==> flow/design.v <==
module ALU(input [31:0] a,b,input [3:0] EXE_CMD,input c,v, output reg [31:0] result, output [3:0] SR);
  reg C,V;
  wire N,Z;
  always@(*)begin
    result=32'b0;
    C=c;
    V=v;
    if(EXE_CMD==4'b0001)
      result=b;
    else if(EXE_CMD==4'b1001)
      result=~b;
    else if(EXE_CMD==4'b0010) begin
      {C,result}=a+b;
      V=(a[31]==b[31])&(a[31]!=result[31]);
    end
    else if(EXE_CMD==4'b0011) begin
      {C,result}=a+b+{31'b0,c};
      V=(a[31]==b[31])&(a[31]!=result[31]);
    end
    else if(EXE_CMD==4'b0100) begin
      {C,result}=a-b;
      V=(a[31]!=b[31])&(a[31]!=result[31]);
    end
    else if(EXE_CMD==4'b0101) begin
      {C,result}=a-b-{31'b0,~c};
      V=(a[31]!=b[31])&(a[31]!=result[31]);
    end
    else if(EXE_CMD==4'b0110)
      result=a&b;
    else if(EXE_CMD==4'b0111)
      result=a|b;
    else if(EXE_CMD==4'b1000)
      result=a^b;
  end
  assign N=result[31];
  assign Z=(result==32'b0);
  assign SR={N,Z,C,V};
endmodule
module ARM(input clk,rst,
           output [31:0] imem_addr,
           input [31:0] imem_rdata,
           output [31:0] dmem_addr,dmem_wdata,
           output dmem_we,
           input [31:0] dmem_rdata);
  wire [3:0] Dest_wb,SR,new_status,src1,src2;
  wire [3:0] ID_Stage_EXE_CMD,ID_Stage_Dest;
  wire [3:0] EXE_Stage_EXE_CMD,EXE_Stage_Dest;
  wire [3:0] MEM_Stage_EXE_CMD,MEM_Stage_Dest;
  wire [11:0] Shift_operand_IN,Shift_operand;
  wire [23:0] Signed_imm_24_IN,Signed_imm_24;
  wire [31:0] ID_Stage_pc,EXE_Stage_pc;
  wire [31:0] IF_Stage_instruction,ID_Stage_instruction_In;
  wire [31:0] Val_Rn_IN,Val_Rm_IN,Val_Rn,Val_Rm,MEM_Stage_Val_Rm;
  wire [31:0] EXE_Stage_ALU_result,MEM_Stage_ALU_result,WB_Stage_ALU_result;
  wire [31:0] BranchAddr;
  wire [31:0] Result_WB;
  wire [31:0] MEM_result,WB_Stage_MEM_result;
  wire [31:0] IF_Stage_pc;
  wire [3:0] SR_cond;
  wire Hazard_Detected,Branch_taken,writeBackEn;
  wire ID_Stage_WB_EN,ID_Stage_MEM_R_EN,ID_Stage_MEM_W_EN,ID_Stage_B,ID_Stage_S;
  wire imm_IN,imm,Two_Src,Rn_is_valid;
  wire EXE_Stage_WB_EN,EXE_Stage_MEM_R_EN,EXE_Stage_MEM_W_EN,EXE_Stage_S;
  wire MEM_Stage_WB_EN,MEM_Stage_MEM_R_EN,MEM_Stage_MEM_W_EN;
  wire WB_Stage_MEM_R_EN;
  assign SR_cond=EXE_Stage_S ? new_status : SR;
  IF_Stage if_stage(.clk(clk),
        .rst(rst),
        .freeze(Hazard_Detected),
        .Branch_taken(Branch_taken),
        .BranchAddr(BranchAddr),
        .imem_rdata(imem_rdata),
        .imem_addr(imem_addr),
        .PC(IF_Stage_pc),
        .Instruction(IF_Stage_instruction));
  IF_Stage_Reg if_stage_reg(.clk(clk),
        .rst(rst),
        .freeze(Hazard_Detected),
        .flush(Branch_taken),
        .PC_in(IF_Stage_pc),
        .Instruction_in(IF_Stage_instruction),
        .PC(ID_Stage_pc),
        .Instruction(ID_Stage_instruction_In));
  ID_Stage id_stage(.clk(clk),
        .rst(rst),
        .Instruction(ID_Stage_instruction_In),
        .Result_WB(Result_WB),
        .writeBackEn(writeBackEn),
        .Dest_wb(Dest_wb),
        .hazard(Hazard_Detected),
        .SR(SR_cond),
        .WB_EN(ID_Stage_WB_EN),
        .MEM_R_EN(ID_Stage_MEM_R_EN),
        .MEM_W_EN(ID_Stage_MEM_W_EN),
        .B(ID_Stage_B),
        .S(ID_Stage_S),
        .EXE_CMD(ID_Stage_EXE_CMD),
        .Val_Rn(Val_Rn_IN),
        .Val_Rm(Val_Rm_IN),
        .imm(imm_IN),
        .Shift_operand(Shift_operand_IN),
        .Signed_imm_24(Signed_imm_24_IN),
        .Dest(ID_Stage_Dest),
        .src1(src1),
        .src2(src2),
        .Two_src(Two_Src),
        .Rn_is_valid(Rn_is_valid));
  ID_Stage_Reg id_stage_reg(.clk(clk),
        .rst(rst),
        .flush(Branch_taken),
        .WB_EN_IN(ID_Stage_WB_EN),
        .MEM_R_EN_IN(ID_Stage_MEM_R_EN),
        .MEM_W_EN_IN(ID_Stage_MEM_W_EN),
        .B_IN(ID_Stage_B),
        .S_IN(ID_Stage_S),
        .EXE_CMD_IN(ID_Stage_EXE_CMD),
        .PC_IN(ID_Stage_pc),
        .Val_Rn_IN(Val_Rn_IN),
        .Val_Rm_IN(Val_Rm_IN),
        .imm_IN(imm_IN),
        .Shift_operand_IN(Shift_operand_IN),
        .Signed_imm_24_IN(Signed_imm_24_IN),
        .Dest_IN(ID_Stage_Dest),
        .WB_EN(EXE_Stage_WB_EN),
        .MEM_R_EN(EXE_Stage_MEM_R_EN),
        .MEM_W_EN(EXE_Stage_MEM_W_EN),
        .B(Branch_taken),
        .S(EXE_Stage_S),
        .EXE_CMD(EXE_Stage_EXE_CMD),
        .PC(EXE_Stage_pc),
        .Val_Rn(Val_Rn),
        .Val_Rm(Val_Rm),
        .imm(imm),
        .Shift_operand(Shift_operand),
        .Signed_imm_24(Signed_imm_24),
        .Dest(EXE_Stage_Dest));
  EXE_Stage exe_stage(.clk(clk),
        .EXE_CMD(EXE_Stage_EXE_CMD),
        .MEM_R_EN(EXE_Stage_MEM_R_EN),
        .MEM_W_EN(EXE_Stage_MEM_W_EN),
        .PC(EXE_Stage_pc),
        .Val_Rn(Val_Rn),
        .Val_Rm(Val_Rm),
        .imm(imm),
        .Shift_operand(Shift_operand),
        .Signed_imm_24(Signed_imm_24),
        .SR(SR),
        .ALU_result(EXE_Stage_ALU_result),
        .Br_addr(BranchAddr),
        .status(new_status));
  EXE_Stage_Reg exe_stage_reg(.clk(clk),
        .rst(rst),
        .WB_en_in(EXE_Stage_WB_EN),
        .MEM_R_EN_in(EXE_Stage_MEM_R_EN),
        .MEM_W_EN_in(EXE_Stage_MEM_W_EN),
        .ALU_result_in(EXE_Stage_ALU_result),
        .ST_val_in(Val_Rm),
        .Dest_in(EXE_Stage_Dest),
        .WB_en(MEM_Stage_WB_EN),
        .MEM_R_EN(MEM_Stage_MEM_R_EN),
        .MEM_W_EN(MEM_Stage_MEM_W_EN),
        .ALU_result(MEM_Stage_ALU_result),
        .ST_val(MEM_Stage_Val_Rm),
        .Dest(MEM_Stage_Dest));
  assign dmem_addr=MEM_Stage_ALU_result;
  assign dmem_wdata=MEM_Stage_Val_Rm;
  assign dmem_we=MEM_Stage_MEM_W_EN;
  assign MEM_result=dmem_rdata;
  MEM_reg mem_reg(.clk(clk),
        .rst(rst),
        .WB_en_in(MEM_Stage_WB_EN),
        .MEM_R_en_in(MEM_Stage_MEM_R_EN),
        .ALU_result_in(MEM_Stage_ALU_result),
        .Mem_read_value_in(MEM_result),
        .Dest_in(MEM_Stage_Dest),
        .WB_en(writeBackEn),
        .MEM_R_en(WB_Stage_MEM_R_EN),
        .ALU_result(WB_Stage_ALU_result),
        .Mem_read_value(WB_Stage_MEM_result),
        .Dest(Dest_wb));
  WB_Stage wb_stage(.ALU_result(WB_Stage_ALU_result),
        .MEM_result(WB_Stage_MEM_result),
        .MEM_R_en(WB_Stage_MEM_R_EN),
        .out(Result_WB));
  HazardDetectionUnit hazard_detection_unit(.src1(src1),
        .src2(src2),
        .Two_Src(Two_Src),
        .Rn_is_valid(Rn_is_valid),
        .Exe_Dest(EXE_Stage_Dest),
        .Exe_WB_EN(EXE_Stage_WB_EN),
        .Mem_Dest(MEM_Stage_Dest),
        .Mem_WB_EN(MEM_Stage_WB_EN),
        .Hazard_Detected(Hazard_Detected));
  StatusRegister status_register(.clk(clk),
        .rst(rst),
        .change_status(EXE_Stage_S),
        .status_in(new_status),
        .status_out(SR));
endmodule
module Adder#(parameter n=32)(input [n-1:0] a,b, output [n-1:0] result);
  assign result = a+b;
endmodule
module ConditionCheck(input [3:0] condition,SR,
                      output reg condition_check_result);
  wire n,z,c,v;
  assign {n,z,c,v}=SR;
  always@(*)begin
    condition_check_result=1'b0;
    if(condition==4'd0)
      condition_check_result=z;
    else if(condition==4'd1)
      condition_check_result=!z;
    else if(condition==4'd2)
      condition_check_result=c;
    else if(condition==4'd3)
      condition_check_result=!c;
    else if(condition==4'd4)
      condition_check_result=n;
    else if(condition==4'd5)
      condition_check_result=!n;
    else if(condition==4'd6)
      condition_check_result=v;
    else if(condition==4'd7)
      condition_check_result=!v;
    else if(condition==4'd8)
      condition_check_result=c&!z;
    else if(condition==4'd9)
      condition_check_result=!c|z;
    else if(condition==4'd10)
      condition_check_result=(n==v);
    else if(condition==4'd11)
      condition_check_result=(n!=v);
    else if(condition==4'd12)
      condition_check_result=!z &(n==v);
    else if(condition==4'd13)
      condition_check_result=z|(n!=v);
    else if(condition==4'd14)
      condition_check_result=1'b1;
  end  
endmodule
module ControlUnit(input [1:0] mode,
                   input [3:0] opcode,
                   input s,
                   output reg [3:0] EXE_CMD,
                   output reg memory_read_en,memory_write_en,WB_Enable,B,S,Rn_is_valid);
  always@(*)begin
    EXE_CMD=4'b0000;
    memory_read_en=1'b0;
    memory_write_en=1'b0;
    WB_Enable=1'b0;
    B=1'b0;
    S=1'b0;
    Rn_is_valid=1'b0;
    if(mode==2'b00) begin
      if(opcode==4'b1101) begin  
        EXE_CMD=4'b0001;
        memory_read_en=1'b0;
        memory_write_en=1'b0;
        WB_Enable=1'b1;
        B=1'b0;
        S=s;
        Rn_is_valid=1'b0;
      end
      else if(opcode==4'b1111) begin
        EXE_CMD=4'b1001;
        memory_read_en=1'b0;
        memory_write_en=1'b0;
        WB_Enable=1'b1;
        B=1'b0;
        S=s;
        Rn_is_valid=1'b0;
      end
      else if(opcode==4'b0100) begin
        EXE_CMD=4'b0010;
        memory_read_en=1'b0;
        memory_write_en=1'b0;
        WB_Enable=1'b1;
        B=1'b0;
        S=s;
        Rn_is_valid=1'b1;
      end
      else if(opcode==4'b0101) begin
        EXE_CMD=4'b0011;
        memory_read_en=1'b0;
        memory_write_en=1'b0;
        WB_Enable=1'b1;
        B=1'b0;
        S=s;
        Rn_is_valid=1'b1;
      end
      else if(opcode==4'b0010) begin
        EXE_CMD=4'b0100;
        memory_read_en=1'b0;
        memory_write_en=1'b0;
        WB_Enable=1'b1;
        B=1'b0;
        S=s;
        Rn_is_valid=1'b1;
      end
      else if(opcode==4'b0110) begin
        EXE_CMD=4'b0101;
        memory_read_en=1'b0;
        memory_write_en=1'b0;
        WB_Enable=1'b1;
        B=1'b0;
        S=s;
        Rn_is_valid=1'b1;
      end
      else if(opcode==4'b0000) begin
        EXE_CMD=4'b0110;
        memory_read_en=1'b0;
        memory_write_en=1'b0;
        WB_Enable=1'b1;
        B=1'b0;
        S=s;
        Rn_is_valid=1'b1;
      end
      else if(opcode==4'b1100) begin
        EXE_CMD=4'b0111;
        memory_read_en=1'b0;
        memory_write_en=1'b0;
        WB_Enable=1'b1;
        B=1'b0;
        S=s;
        Rn_is_valid=1'b1;
      end
      else if(opcode==4'b0001) begin
        EXE_CMD=4'b1000;
        memory_read_en=1'b0;
        memory_write_en=1'b0;
        WB_Enable=1'b1;
        B=1'b0;
        S=s;
        Rn_is_valid=1'b1;
      end
      else if(opcode==4'b1010) begin
        EXE_CMD=4'b0100;
        memory_read_en=1'b0;
        memory_write_en=1'b0;
        WB_Enable=1'b0;
        B=1'b0;
        S=1'b1;
        Rn_is_valid=1'b1;
      end
      else if(opcode==4'b1000) begin
        EXE_CMD=4'b0110;
        memory_read_en=1'b0;
        memory_write_en=1'b0;
        WB_Enable=1'b0;
        B=1'b0;
        S=1'b1;
        Rn_is_valid=1'b1;
      end
    end
    else if(mode==2'b01 && opcode==4'b0100) begin
      if(s==1'b1) begin
        EXE_CMD=4'b0010;
        memory_read_en=1'b1;
        memory_write_en=1'b0;
        WB_Enable=1'b1;
        B=1'b0;
        S=1'b0;
        Rn_is_valid=1'b1;
      end
      else if(s==1'b0) begin
        EXE_CMD=4'b0010;
        memory_read_en=1'b0;
        memory_write_en=1'b1;
        WB_Enable=1'b0;
        B=1'b0;
        S=1'b0;
        Rn_is_valid=1'b1;
      end
    end
    else if(mode==2'b10) begin
      memory_read_en=1'b0;
      memory_write_en=1'b0;
      WB_Enable=1'b0;
      B=1'b1;
      S=1'b0;
      Rn_is_valid=1'b0;
    end
  end
endmodule
module EXE_Stage(input clk,
                input [3:0] EXE_CMD,
                input MEM_R_EN,MEM_W_EN,
                input [31:0] PC,Val_Rn,Val_Rm,
                input imm,
                input [11:0] Shift_operand,
                input [23:0] Signed_imm_24,
                input [3:0] SR,
                output [31:0] ALU_result,Br_addr,
                output [3:0] status);
  wire [31:0] alu_b;
  wire [31:0] branch_immediate;
  assign branch_immediate={{8{Signed_imm_24[23]}},Signed_imm_24}<<2;
  wire memory_type_instruction;
  or _or(memory_type_instruction,MEM_R_EN,MEM_W_EN);
  ALU alu(.a(Val_Rn),
        .b(alu_b),
        .EXE_CMD(EXE_CMD),
        .c(SR[1]),
        .v(SR[0]),
        .result(ALU_result),
        .SR(status));
  Shifter shifter(.Val_Rm(Val_Rm),
        .Shift_operand(Shift_operand),
        .imm(imm),
        .memory_type_instruction(memory_type_instruction),
        .alu_b(alu_b));
  Adder #(32) adder(.a(PC),
        .b(branch_immediate),
        .result(Br_addr));
endmodule
module EXE_Stage_Reg(
                input clk,rst,WB_en_in,MEM_R_EN_in,MEM_W_EN_in,
                input [31:0] ALU_result_in,ST_val_in,
                input [3:0] Dest_in,
                output reg WB_en,MEM_R_EN,MEM_W_EN,
                output reg [31:0] ALU_result,ST_val,
                output reg [3:0] Dest);
  always@(posedge clk,posedge rst)begin
    if(rst) begin
      WB_en<=1'b0;
      MEM_R_EN<=1'b0;
      MEM_W_EN<=1'b0;
      ALU_result<=32'd0;
      ST_val<=32'd0;
      Dest<=4'd0;
    end
    else begin
    WB_en<=WB_en_in;
    MEM_R_EN<=MEM_R_EN_in;
    MEM_W_EN<=MEM_W_EN_in;
    ALU_result<=ALU_result_in;
    ST_val<=ST_val_in;
    Dest<=Dest_in; 
    end
  end
endmodule
module HazardDetectionUnit(input [3:0] src1,src2,
                            input Two_Src,Rn_is_valid,
                            input [3:0] Exe_Dest,
                            input Exe_WB_EN,
                            input [3:0] Mem_Dest,
                            input Mem_WB_EN,
                            output Hazard_Detected);
  reg execution_stage_hazard,memory_stage_hazard;
  always@(*) begin
    execution_stage_hazard=1'b0;
    memory_stage_hazard=1'b0;
    if(Exe_WB_EN) begin
      if((src1==Exe_Dest && Rn_is_valid) || (src2==Exe_Dest && Two_Src))
        execution_stage_hazard=1'b1;
    end
    if(Mem_WB_EN) begin
      if((src1==Mem_Dest && Rn_is_valid) || (src2==Mem_Dest && Two_Src))
        memory_stage_hazard=1'b1;
    end
  end
  or _or(Hazard_Detected,execution_stage_hazard,memory_stage_hazard);
endmodule
module ID_Stage(input clk,rst,
                input [31:0] Instruction,Result_WB,
                input writeBackEn,
                input [3:0] Dest_wb,
                input hazard,
                input [3:0] SR,
                output WB_EN,MEM_R_EN,MEM_W_EN,B,S,
                output [3:0] EXE_CMD,
                output [31:0] Val_Rn,Val_Rm,
                output imm,
                output [11:0] Shift_operand,
                output [23:0] Signed_imm_24,
                output [3:0] Dest,src1,src2,
                output Two_src,Rn_is_valid);
    wire [3:0] pre_EXE_CMD;
    wire s,pre_MEM_R_EN,pre_MEM_W_EN,pre_WB_EN,pre_B,pre_S;
    wire condition_check_result,imm_not,control_signal_selector;
    assign Dest=Instruction[15:12];
    assign s=Instruction[20];
    assign imm=Instruction[25];
    assign Shift_operand=Instruction[11:0];
    assign Signed_imm_24=Instruction[23:0];
    assign src1=Instruction[19:16];
    RegisterFile register_file(.clk(clk),
          .rst(rst),
          .src1(src1),
          .src2(src2),
          .Dest_wb(Dest_wb),
          .Result_WB(Result_WB),
          .writeBackEn(writeBackEn),
          .reg1(Val_Rn),
          .reg2(Val_Rm));
    ControlUnit control_unit(.mode(Instruction[27:26]),
          .opcode(Instruction[24:21]),
          .s(s),
          .EXE_CMD(pre_EXE_CMD),
          .memory_read_en(pre_MEM_R_EN),
          .memory_write_en(pre_MEM_W_EN),
          .WB_Enable(pre_WB_EN),
          .B(pre_B),
          .S(pre_S),
          .Rn_is_valid(Rn_is_valid));
    ConditionCheck condition_check(.condition(Instruction[31:28]),
          .SR(SR),
          .condition_check_result(condition_check_result));
    not _not(imm_not,imm);
    or _or(Two_src,imm_not,pre_MEM_W_EN); 
    and _and(control_signal_selector,condition_check_result,!hazard);
    Mux#(4) _mux1(.a(Instruction[3:0]),
          .b(Dest),
          .selector(pre_MEM_W_EN),
          .result(src2));
    Mux#(9) _mux2(.a(9'b000000000),
          .b({pre_EXE_CMD,pre_MEM_R_EN,pre_MEM_W_EN,pre_WB_EN,pre_B,pre_S}),
          .selector(control_signal_selector),
          .result({EXE_CMD,MEM_R_EN,MEM_W_EN,WB_EN,B,S}));
endmodule
module ID_Stage_Reg(input clk,rst,flush,
                input WB_EN_IN,MEM_R_EN_IN,MEM_W_EN_IN,
                input B_IN,S_IN,
                input [3:0] EXE_CMD_IN,
                input [31:0] PC_IN,
                input [31:0] Val_Rn_IN,Val_Rm_IN,
                input imm_IN,
                input [11:0] Shift_operand_IN,
                input [23:0] Signed_imm_24_IN,
                input [3:0] Dest_IN,
                output reg WB_EN,MEM_R_EN,MEM_W_EN,B,S,
                output reg [3:0] EXE_CMD,
                output reg [31:0] PC,
                output reg [31:0] Val_Rn,Val_Rm,
                output reg imm,
                output reg [11:0] Shift_operand,
                output reg [23:0] Signed_imm_24,
                output reg [3:0] Dest);
  always@(posedge clk,posedge rst)begin
    if(rst)begin
      WB_EN<=1'b0;
      MEM_R_EN<=1'b0;
      MEM_W_EN<=1'b0;
      B<=1'b0;
      S<=1'b0;
      EXE_CMD<=4'd0;
      PC<=32'd0;
      Val_Rn<=32'd0;
      Val_Rm<=32'd0;
      imm<=1'b0;
      Shift_operand<=12'd0;
      Signed_imm_24<=24'd0;
      Dest<=4'd0;
    end
    else if(flush)begin
      WB_EN<=1'b0;
      MEM_R_EN<=1'b0;
      MEM_W_EN<=1'b0;
      B<=1'b0;
      S<=1'b0;
      EXE_CMD<=4'd0;
      PC<=32'd0;
      Val_Rn<=32'd0;
      Val_Rm<=32'd0;
      imm<=1'b0;
      Shift_operand<=12'd0;
      Signed_imm_24<=24'd0;
      Dest<=4'd0;
    end
    else begin
      WB_EN<=WB_EN_IN;
      MEM_R_EN<=MEM_R_EN_IN;
      MEM_W_EN<=MEM_W_EN_IN;
      B<=B_IN;
      S<=S_IN;
      EXE_CMD<=EXE_CMD_IN;
      PC<=PC_IN;
      Val_Rn<=Val_Rn_IN;
      Val_Rm<=Val_Rm_IN;
      imm<=imm_IN;
      Shift_operand<=Shift_operand_IN;
      Signed_imm_24<=Signed_imm_24_IN;
      Dest<=Dest_IN;
    end
  end
endmodule
module IF_Stage(input clk,rst,freeze,Branch_taken,
                input [31:0] BranchAddr,
                input [31:0] imem_rdata,
                output [31:0] imem_addr,
                output [31:0] PC,Instruction);
  wire [31:0] buffered_pc;
  assign imem_addr=buffered_pc;
  assign Instruction=imem_rdata;
  PC_Handler pc_handler(.clk(clk),
        .rst(rst),
        .freeze(freeze),
        .Branch_taken(Branch_taken),
        .BranchAddr(BranchAddr),
        .buffered_pc(buffered_pc));
  Adder #(32) adder(.a(buffered_pc),
        .b(32'd4),
        .result(PC));
endmodule
module IF_Stage_Reg(input clk,rst,freeze,flush,
                input [31:0] PC_in,Instruction_in,
                output reg [31:0] PC,Instruction);
  always@(posedge clk,posedge rst)begin
    if(rst) begin
      PC<=32'd0;
      Instruction<=32'd0;
    end
    else if(flush) begin
      PC<=32'd0;
      Instruction<=32'd0;
    end
    else begin
      if(freeze) begin
        PC<=PC;
        Instruction<=Instruction;
      end
      else begin
        PC<=PC_in;
        Instruction<=Instruction_in;
      end
    end
  end
endmodule
module MEM_reg(input clk,rst,WB_en_in,MEM_R_en_in,
               input [31:0] ALU_result_in, Mem_read_value_in,
               input [3:0] Dest_in,
               output reg WB_en,MEM_R_en,
               output reg [31:0] ALU_result,Mem_read_value,
               output reg [3:0] Dest);
  always@(posedge clk,posedge rst)begin
    if(rst) begin
      WB_en<=1'b0;
      MEM_R_en<=1'b0;
      Dest<=4'd0;
      ALU_result<=32'd0;
      Mem_read_value<=32'd0;
    end
    else begin
    WB_en<=WB_en_in;
    MEM_R_en<=MEM_R_en_in;
    Dest<=Dest_in;
    ALU_result<=ALU_result_in;
    Mem_read_value<=Mem_read_value_in;
    end
  end
endmodule
module Mux#(parameter n=9)(input [n-1:0] a,b,input selector,output [n-1:0]result);
  assign result = selector?b:a;
endmodule
module PC_Handler(input clk,rst,freeze,Branch_taken,
                  input [31:0] BranchAddr,
                  output [31:0] buffered_pc);
  reg [31:0] pc;
  always@(posedge clk,posedge rst)begin
    if(rst) begin
      pc<=32'b0;
    end
    else if(Branch_taken)
      pc<=BranchAddr;
    else begin
      if(freeze)
        pc<=pc;
      else
        pc<=pc+32'd4;
    end
  end
  assign buffered_pc=pc;
endmodule
module RegisterFile(input clk,rst,
                    input [3:0] src1,src2,Dest_wb,
                    input [31:0] Result_WB,
                    input writeBackEn,
                    output [31:0] reg1,reg2);
  reg [31:0] registers[0:14];
  integer i;
  always@(posedge clk,posedge rst)begin
    if(rst) begin
      for(i=0;i<15;i=i+1)
        registers[i]<=i;
    end
    else if(writeBackEn && Dest_wb!=4'd15)
      registers[Dest_wb]<=Result_WB;
  end
  assign reg1=(src1==4'd15) ? 32'd0 :
              (writeBackEn && Dest_wb==src1) ? Result_WB : registers[src1];
  assign reg2=(src2==4'd15) ? 32'd0 :
              (writeBackEn && Dest_wb==src2) ? Result_WB : registers[src2];
endmodule
module Shifter(input [31:0] Val_Rm,
               input [11:0] Shift_operand,
               input imm,memory_type_instruction,
               output reg [31:0] alu_b);
  reg [4:0] rotate_imm;
  reg [39:0] immed,first_pre_value;
  reg [63:0] second_pre_value;
  always@(*)begin
    alu_b=Val_Rm;
    rotate_imm=5'b0;
    first_pre_value=40'b0;
    second_pre_value=64'b0;
    if(memory_type_instruction)
      alu_b={{20{Shift_operand[11]}},Shift_operand};
    else if(imm) begin
      rotate_imm={Shift_operand[11:8],1'b0};
      first_pre_value = {Shift_operand[7:0],24'b000000000000000000000000,Shift_operand[7:0]}>>rotate_imm;
      alu_b=first_pre_value[31:0];
    end
    else if(Shift_operand[4]==0) begin
      if(Shift_operand[6:5]==2'b00)
        alu_b=Val_Rm<<Shift_operand[11:7];
      if(Shift_operand[6:5]==2'b01)
        alu_b=Val_Rm>>Shift_operand[11:7];
      if(Shift_operand[6:5]==2'b10)
        alu_b=$signed(Val_Rm)>>>Shift_operand[11:7];
      if(Shift_operand[6:5]==2'b11) begin
        second_pre_value={Val_Rm,Val_Rm}>>Shift_operand[11:7];
        alu_b=second_pre_value[31:0];
      end
    end
  end 
endmodule
module StatusRegister(input clk,rst,change_status,
                      input [3:0] status_in,
                      output reg [3:0] status_out);
  always@(posedge clk,posedge rst)begin
    if(rst)
	    status_out<=4'b0000;
    else if(change_status)
      status_out<=status_in;
  end
endmodule
module WB_Stage(input [31:0] ALU_result,MEM_result,
                input MEM_R_en,
                output [31:0] out);
  Mux #(32) _mux(.a(ALU_result),
        .b(MEM_result),
        .selector(MEM_R_en),
        .result(out));
endmodule
Tool chain data of ARM. Each step is given for the RTL above and for the edited RTL. Lines under "unedited" count in the file above, lines under "edited" in the edited file. "difference" is "edited" less "unedited", of the values as shown; "relative change" is that difference over "unedited", in percent. Cell names lack the library's common part. A cell with n/a has no value.

Design top: ARM. Clock port: clk. Library: sky130hd. Corner: tt_025C_1v80.

Edit of the RTL. Unified diff, file above to edited file. A script made this edit. It changes what the design does and was not meant as an optimisation.

```diff
@@ -410,7 +410,10 @@
         .memory_type_instruction(memory_type_instruction),
         .alu_b(alu_b));
+  wire [31:0] Br_addr_m, Br_addr_s;
   Adder #(32) adder(.a(PC),
         .b(branch_immediate),
-        .result(Br_addr));
+        .result(Br_addr_m));
+  Adder #(32) adder_alt (.a(PC), .b(~branch_immediate), .result(Br_addr_s));
+  assign Br_addr = Br_addr_m ^ Br_addr_s;
 endmodule
 module EXE_Stage_Reg(
```

Word-level counts. Source: Yosys, flattened and elaborated. Widths are those after wreduce. Registers that Yosys merges into a memory's read port (data or address) are not register bits. Print and check cells do not count. Equal cells are merged and count once.

Cells by class: add/sub/neg operators (unedited 6, edited 7, difference +1, relative change +16.67%); equality and inequality tests (unedited 98, edited 98, difference 0, relative change 0.00%); shifts and indexed selects (unedited 5, edited 5, difference 0, relative change 0.00%); mux-type cells (unedited 130, edited 130, difference 0, relative change 0.00%); bitwise gates (word level) (unedited 18, edited 20, difference +2, relative change +11.11%); reductions and logical operators (unedited 38, edited 38, difference 0, relative change 0.00%).

Operator list: 32-bit adder (unedited 1, edited 2, difference +1, relative change +100.00%); 32-bit inverter (unedited 1, edited 2, difference +1, relative change +100.00%); 32-bit XOR (unedited 1, edited 2, difference +1, relative change +100.00%).

Unchanged operator kinds not shown: 42.

Storage and ports: register bits after elaboration (unedited 867, edited 867, difference 0, relative change 0.00%); input port bits (unedited 66, edited 66, difference 0, relative change 0.00%); elaborated cells (unedited 338, edited 341, difference +3, relative change +0.89%).

Longest topological paths. Yosys ltp: most cells in a row. Word level: on the elaborated netlist, between registers, memories and ports. Mapped: between sequential cells and ports; inverters and the memories' decode and read muxes count.

Logic depth: depth in word-level cells (unedited 39, edited 39, difference 0, relative change 0.00%); ABC_AREA (unedited 0, edited 0); mapped depth (unedited 35, edited 33, difference -2, relative change -5.71%); depth with buffers taken out (unedited 28, edited 26, difference -2, relative change -7.14%).

After synthesis. The flow's flattened synthesis, as Yosys stat reports it; memories are mapped. The netlist is that of the ABC_AREA named above (0 if unset); the other value can give another one.

Synthesis totals: cells in the netlist (unedited 6191, edited 6420, difference +229, relative change +3.70%); chip area (Yosys) (um2) (unedited 53911.7, edited 55590.8, difference +1679.1, relative change +3.11%); area of sequential cells (um2) (unedited 21330.5, edited 21280.4, difference -50.1, relative change -0.23%); mapped flip-flops (unedited 851, edited 849, difference -2, relative change -0.24%).

Cell types: nand2_1 (unedited 555, edited 608, difference +53, relative change +9.55%); inv_1 (unedited 131, edited 163, difference +32, relative change +24.43%); ha_1 (unedited 130, edited 160, difference +30, relative change +23.08%); nor2_1 (unedited 685, edited 713, difference +28, relative change +4.09%); nor3_1 (unedited 102, edited 129, difference +27, relative change +26.47%); a22oi_1 (unedited 337, edited 315, difference -22, relative change -6.53%); nand4_1 (unedited 102, edited 81, difference -21, relative change -20.59%); o21ai_0 (unedited 385, edited 404, difference +19, relative change +4.94%); mux2i_1 (unedited 115, edited 133, difference +18, relative change +15.65%); a221oi_1 (unedited 32, edited 49, difference +17, relative change +53.12%); xor2_1 (unedited 55, edited 39, difference -16, relative change -29.09%); a21oi_1 (unedited 642, edited 657, difference +15, relative change +2.34%); nand3_1 (unedited 164, edited 149, difference -15, relative change -9.15%); nand2b_1 (unedited 55, edited 69, difference +14, relative change +25.45%); nor4_1 (unedited 46, edited 32, difference -14, relative change -30.43%); a22o_1 (unedited 11, edited 24, difference +13, relative change +118.18%); a211oi_1 (unedited 49, edited 61, difference +12, relative change +24.49%); o22ai_1 (unedited 102, edited 91, difference -11, relative change -10.78%).

Unchanged cell types not shown: 17. Not every row of either side is listed. By module: a second synthesis without flattening, with its own total; a netlist apart from the flattened one above.

Unflattened totals: cell total of the unflattened synthesis (unedited 6392, edited 6691, difference +299, relative change +4.68%); area (unflattened synthesis) (um2) (unedited 62138.3, edited 64336.7, difference +2198.4, relative change +3.54%).

Rows give one instance, submodules left out.

By module, unedited: RegisterFile (times used 1, cells 2513, area 27520.1 um2); ALU (times used 1, cells 1374, area 8928.6 um2); Shifter (times used 1, cells 932, area 7358.3 um2); ID_Stage_Reg (times used 1, cells 309, area 4650.7 um2); Adder (n=32) (times used 2, cells 241, area 1744.2 um2); IF_Stage_Reg (times used 1, cells 207, area 2621.3 um2); PC_Handler (times used 1, cells 200, area 1851.8 um2); EXE_Stage_Reg (times used 1, cells 72, area 1780.5 um2); MEM_reg (times used 1, cells 71, area 1755.4 um2); Mux (n=32) (times used 1, cells 36, area 544.3 um2); ID_Stage (times used 1, cells 48, area 361.6 um2); ControlUnit (times used 1, cells 37, area 266.5 um2); IF_Stage (times used 1, cells 34, area 247.7 um2); HazardDetectionUnit (times used 1, cells 25, area 191.4 um2).

unedited: Modules not listed: 7.

By module, edited: RegisterFile (times used 1, cells 2513, area 27520.1 um2); ALU (times used 1, cells 1375, area 9008.6 um2); Shifter (times used 1, cells 932, area 7358.3 um2); Adder (n=32) (times used 3, cells 241, area 1744.2 um2); ID_Stage_Reg (times used 1, cells 309, area 4650.7 um2); IF_Stage_Reg (times used 1, cells 207, area 2621.3 um2); PC_Handler (times used 1, cells 200, area 1851.8 um2); EXE_Stage_Reg (times used 1, cells 72, area 1780.5 um2); MEM_reg (times used 1, cells 71, area 1755.4 um2); Mux (n=32) (times used 1, cells 36, area 544.3 um2); EXE_Stage (times used 1, cells 59, area 384.1 um2); ID_Stage (times used 1, cells 48, area 361.6 um2); ControlUnit (times used 1, cells 37, area 266.5 um2); IF_Stage (times used 1, cells 34, area 247.7 um2).

edited: Modules not listed: 7.

Worst setup path after synthesis. OpenSTA on the mapped netlist: ideal clock, no wires. The path of least setup slack (recovery checks aside). Input and output delay are each 20% of the period. Register names are those of the netlist, which keeps one name where synthesis merged equal registers.

Timing path post-synthesis: kind (unedited register -> register, edited register -> register); start point (unedited register id_stage_reg.Shift_operand[8], edited register id_stage_reg.Shift_operand[9]); end point (unedited register id_stage_reg.EXE_CMD[3], edited register id_stage_reg.EXE_CMD[0]); period (ps) (unedited 12000, edited 12000, difference 0, relative change 0.00%); library setup time (ps) (unedited 111, edited 141, difference +30); arrival (ps) (unedited 7469, edited 7226, difference -243, relative change -3.25%); required time (ps) (unedited 11889, edited 11859, difference -30, relative change -0.25%); slack (ps) (unedited 4420, edited 4633, difference +213); path delay (ps) (unedited 7580, edited 7367, difference -213, relative change -2.81%); stages on the path (unedited 29, edited 29, difference 0, relative change 0.00%); path buffers (unedited 5, edited 6, difference +1, relative change +20.00%); synthesis period reached (ps) (unedited 7580, edited 7367, difference -213, relative change -2.81%).

"path delay" = arrival - input delay + setup time. "stages on the path" counts driving pins, that of a launching flip-flop among them; a cell with two outputs on the path counts twice. "synthesis period reached" = period - worst setup slack (recovery checks aside). The figure is calculated, with input and output delays left at 20% of the set period. Between the ends stands the longest chain of elaborated cells between them, by number of cells; it is not shown to be the way that was timed. Of several equally long chains one is given. A line is the first line of the expression or statement that the cell stems from. Yosys adds cells for indexed reads and writes and turns some case tables into memories. A register here has more assigning lines than the two given.

On the way, post-synthesis, unedited:
Path through: dfrtp_1 -> buf_2 -> buf_1 -> clkbuf_1 -> clkbuf_1 -> mux4_2 -> and2_1 -> a2111o_1 -> a211o_1 -> o31a_1 -> ha_1 -> a211oi_2 -> o21ai_2 -> o31ai_4 -> o21bai_1 -> a31o_2 -> a21o_1 -> or3_1 -> or3_1 -> clkbuf_1 -> or4_1 -> a21oi_1 -> nor3_1 -> a21oi_1 -> nand2_1 -> xnor2_1 -> a2111oi_0 -> o31ai_2 -> a2111oi_2.

Ends and longest elaborated chain, post-synthesis, unedited: from (decl) (RTL line 536) `output reg [11:0] Shift_operand,`; from (assign) (RTL line 551) `Shift_operand<=12'd0;`; from (assign) (RTL line 581) `Shift_operand<=Shift_operand_IN;`; to (assign) (RTL line 546) `EXE_CMD<=4'd0;`; to (assign) (RTL line 561) `EXE_CMD<=4'd0;`; to (decl) (RTL line 532) `output reg [3:0] EXE_CMD,`.

unedited: No chain of elaborated cells between the ends is given.

On the way, post-synthesis, edited:
Path through: dfrtp_1 -> buf_4 -> buf_2 -> buf_2 -> clkbuf_1 -> buf_1 -> clkbuf_1 -> nand3_1 -> o21ai_0 -> nor3_1 -> a221oi_1 -> inv_1 -> ha_1 -> nor3b_1 -> or2_1 -> or4b_4 -> a21oi_4 -> xnor2_2 -> nand4_4 -> or4b_4 -> nand3b_4 -> or4_4 -> a311oi_2 -> a21oi_2 -> or3_1 -> a32oi_1 -> o31ai_1 -> a211oi_4 -> nor3_1. The entry for length of the longest elaborated chain reads 38.

Ends and longest elaborated chain, post-synthesis, edited: from (decl) (RTL line 539) `output reg [11:0] Shift_operand,`; from (assign) (RTL line 554) `Shift_operand<=12'd0;`; from (assign) (RTL line 584) `Shift_operand<=Shift_operand_IN;`; 32-bit by 5-bit << shifter with 32-bit output (RTL line 718) `alu_b=Val_Rm<<Shift_operand[11:7];`; 32-bit two-way mux (RTL line 717) `if(Shift_operand[6:5]==2'b00)`; 32-bit two-way mux (RTL line 719) `if(Shift_operand[6:5]==2'b01)`; 32-bit two-way mux (RTL line 721) `if(Shift_operand[6:5]==2'b10)`; 32-bit two-way mux (RTL line 723) `if(Shift_operand[6:5]==2'b11) begin`; 32-bit two-way mux (RTL line 716) `else if(Shift_operand[4]==0) begin`; 32-bit two-way mux (RTL line 711) `else if(imm) begin`; [24 not listed]; 1-bit two-way mux (RTL line 215) `else if(condition==4'd3)`; 1-bit two-way mux (RTL line 213) `else if(condition==4'd2)`; 1-bit two-way mux (RTL line 211) `else if(condition==4'd1)`; 1-bit two-way mux (RTL line 209) `if(condition==4'd0)`; 1-bit bitwise AND (RTL line 514) `and _and(control_signal_selector,condition_check_result,!hazard);`; 9-bit two-way mux (RTL line 656) `assign result = selector?b:a;`; 4-bit two-way mux (RTL line 558) `else if(flush)begin`; to (assign) (RTL line 549) `EXE_CMD<=4'd0;`; to (assign) (RTL line 564) `EXE_CMD<=4'd0;`; to (decl) (RTL line 535) `output reg [3:0] EXE_CMD,`.

Worst path after layout. Path of least setup slack in the final report of the runs of pair A (OpenROAD, finished layout, wires in). Where an end is a register, its clock arrival counts in the times. The path's times are printed in steps of 10 ps; the period is the one set.

Timing path post-layout: kind (unedited register -> register, edited register -> register); start point (unedited register id_stage_reg.Shift_operand[8], edited register id_stage_reg.Shift_operand[7]); end point (unedited register id_stage_reg.EXE_CMD[1], edited register id_stage_reg.EXE_CMD[1]); period (ps) (unedited 12000, edited 12000, difference 0, relative change 0.00%); library setup time (ps) (unedited 150, edited 140, difference -10); arrival (ps) (unedited 10970, edited 10450, difference -520, relative change -4.74%); required time (ps) (unedited 12570, edited 12560, difference -10, relative change -0.08%); slack (ps) (unedited 1610, edited 2120, difference +510); stages on the path (unedited 27, edited 26, difference -1, relative change -3.70%); path buffers (unedited 1, edited 1, difference 0, relative change 0.00%).

Between the ends stands the longest chain of elaborated cells between them, by number of cells; it is not shown to be the way that was timed. Of several equally long chains one is given. A register here has more assigning lines than the two given.

On the way, post-layout, unedited:
Path through: dfrtp_4 -> buf_4 -> nor2b_1 -> a22oi_1 -> a21oi_1 -> o32ai_1 -> o311ai_1 -> nand2_1 -> ha_1 -> fa_1 -> o21bai_2 -> o211ai_1 -> a21oi_2 -> a2111oi_0 -> a311oi_2 -> and4b_1 -> nand4_1 -> or3_4 -> nor4b_2 -> xnor3_1 -> o311ai_4 -> xnor2_1 -> or3b_1 -> o311ai_1 -> a211o_2 -> a211oi_4 -> nor3_1. The entry for length of the longest elaborated chain reads 38.

Ends and longest elaborated chain, post-layout, unedited: from (decl) (RTL line 536) `output reg [11:0] Shift_operand,`; from (assign) (RTL line 551) `Shift_operand<=12'd0;`; from (assign) (RTL line 581) `Shift_operand<=Shift_operand_IN;`; 32-bit by 5-bit << shifter with 32-bit output (RTL line 715) `alu_b=Val_Rm<<Shift_operand[11:7];`; 32-bit two-way mux (RTL line 714) `if(Shift_operand[6:5]==2'b00)`; 32-bit two-way mux (RTL line 716) `if(Shift_operand[6:5]==2'b01)`; 32-bit two-way mux (RTL line 718) `if(Shift_operand[6:5]==2'b10)`; 32-bit two-way mux (RTL line 720) `if(Shift_operand[6:5]==2'b11) begin`; 32-bit two-way mux (RTL line 713) `else if(Shift_operand[4]==0) begin`; 32-bit two-way mux (RTL line 708) `else if(imm) begin`; [24 not listed]; 1-bit two-way mux (RTL line 215) `else if(condition==4'd3)`; 1-bit two-way mux (RTL line 213) `else if(condition==4'd2)`; 1-bit two-way mux (RTL line 211) `else if(condition==4'd1)`; 1-bit two-way mux (RTL line 209) `if(condition==4'd0)`; 1-bit bitwise AND (RTL line 511) `and _and(control_signal_selector,condition_check_result,!hazard);`; 9-bit two-way mux (RTL line 653) `assign result = selector?b:a;`; 4-bit two-way mux (RTL line 555) `else if(flush)begin`; to (assign) (RTL line 546) `EXE_CMD<=4'd0;`; to (assign) (RTL line 561) `EXE_CMD<=4'd0;`; to (decl) (RTL line 532) `output reg [3:0] EXE_CMD,`.

On the way, post-layout, edited:
Path through: dfrtp_4 -> buf_4 -> mux2_2 -> mux4_2 -> a21oi_1 -> a311o_1 -> a221oi_1 -> a211o_1 -> a21oi_1 -> ha_1 -> inv_2 -> a2111oi_0 -> a211oi_1 -> o21ai_1 -> nand3_1 -> xnor2_1 -> and4_1 -> nand4_1 -> o311a_1 -> nor4_1 -> o221ai_1 -> nor4_4 -> and2_4 -> nor3_2 -> a211oi_4 -> nor3_1. The entry for length of the longest elaborated chain reads 38.

Ends and longest elaborated chain, post-layout, edited: from (decl) (RTL line 539) `output reg [11:0] Shift_operand,`; from (assign) (RTL line 554) `Shift_operand<=12'd0;`; from (assign) (RTL line 584) `Shift_operand<=Shift_operand_IN;`; 32-bit by 5-bit << shifter with 32-bit output (RTL line 718) `alu_b=Val_Rm<<Shift_operand[11:7];`; 32-bit two-way mux (RTL line 717) `if(Shift_operand[6:5]==2'b00)`; 32-bit two-way mux (RTL line 719) `if(Shift_operand[6:5]==2'b01)`; 32-bit two-way mux (RTL line 721) `if(Shift_operand[6:5]==2'b10)`; 32-bit two-way mux (RTL line 723) `if(Shift_operand[6:5]==2'b11) begin`; 32-bit two-way mux (RTL line 716) `else if(Shift_operand[4]==0) begin`; 32-bit two-way mux (RTL line 711) `else if(imm) begin`; [24 not listed]; 1-bit two-way mux (RTL line 215) `else if(condition==4'd3)`; 1-bit two-way mux (RTL line 213) `else if(condition==4'd2)`; 1-bit two-way mux (RTL line 211) `else if(condition==4'd1)`; 1-bit two-way mux (RTL line 209) `if(condition==4'd0)`; 1-bit bitwise AND (RTL line 514) `and _and(control_signal_selector,condition_check_result,!hazard);`; 9-bit two-way mux (RTL line 656) `assign result = selector?b:a;`; 4-bit two-way mux (RTL line 558) `else if(flush)begin`; to (assign) (RTL line 549) `EXE_CMD<=4'd0;`; to (assign) (RTL line 564) `EXE_CMD<=4'd0;`; to (decl) (RTL line 535) `output reg [3:0] EXE_CMD,`.

Flow runs. Runs of the flow (Yosys, OpenROAD) on both versions; the two runs of a pair have the same settings. The constraints put input and output delay at 20% of the set period each and load the outputs with 0.01 pF.

Settings, pair A:
The figure for CORE_UTILIZATION is 40. For PLACE_DENSITY the number is 0.6. For period_ns the number is 12.0. Under CAP_MARGIN stands 20. CORE_MARGIN: 2. SLEW_MARGIN: 20.

Measured results, pair A: netlist area reported by Yosys (um2) (unedited 53911.7, edited 55590.8, difference +1679.1, relative change +3.11%); full die area (um2) (unedited 137730.0, edited 141974.0, difference +4244.0, relative change +3.08%); standard-cell area after layout (um2) (unedited 60883.4, edited 62611.3, difference +1727.9, relative change +2.84%); final utilization (unedited 0.456, edited 0.455, difference -0.001); smallest setup slack (ps) (unedited 1606, edited 2117, difference +511); summed negative setup slack (ps) (unedited 0, edited 0, difference 0); worst hold slack in the final report (ps) (unedited 354, edited 349, difference -5); power consumption (uW) (unedited 20809, edited 21884, difference +1075, relative change +5.17%); clock period reached (ps) (unedited 10394, edited 9883, difference -511, relative change -4.92%).

Settings, pair B:
Under CAP_MARGIN stands 15. CORE_MARGIN: 5. The figure for CORE_UTILIZATION is 29. CTS_CLUSTER_SIZE: 13. The figure for GPL_ROUTABILITY_DRIVEN is 1. Under PLACE_DENSITY_LB_ADDON stands 0.08. The figure for SETUP_SLACK_MARGIN is 2.11. SLEW_MARGIN: 10. For TNS_END_PERCENT the number is 20. For period_ns the number is 9.68.

Measured results, pair B: netlist area reported by Yosys (um2) (unedited 53911.7, edited 55590.8, difference +1679.1, relative change +3.11%); full die area (um2) (unedited 194627.0, edited 200547.0, difference +5920.0, relative change +3.04%); standard-cell area after layout (um2) (unedited 65606.7, edited 67683.7, difference +2077.0, relative change +3.17%); final utilization (unedited 0.354, edited 0.356, difference +0.002); smallest setup slack (ps) (unedited 1577, edited 1757, difference +180); summed negative setup slack (ps) (unedited 0, edited 0, difference 0); worst hold slack in the final report (ps) (unedited 349, edited 354, difference +5); power consumption (uW) (unedited 29350, edited 30960, difference +1610, relative change +5.49%); clock period reached (ps) (unedited 8103, edited 7923, difference -180, relative change -2.22%).

"clock period reached": clock period set for the run, less the worst setup slack. It is reckoned from that one timing run; input and output delays stay at 20% of the period that was set. "power consumption": no workload was simulated; the value follows from the tool's default switching activity.
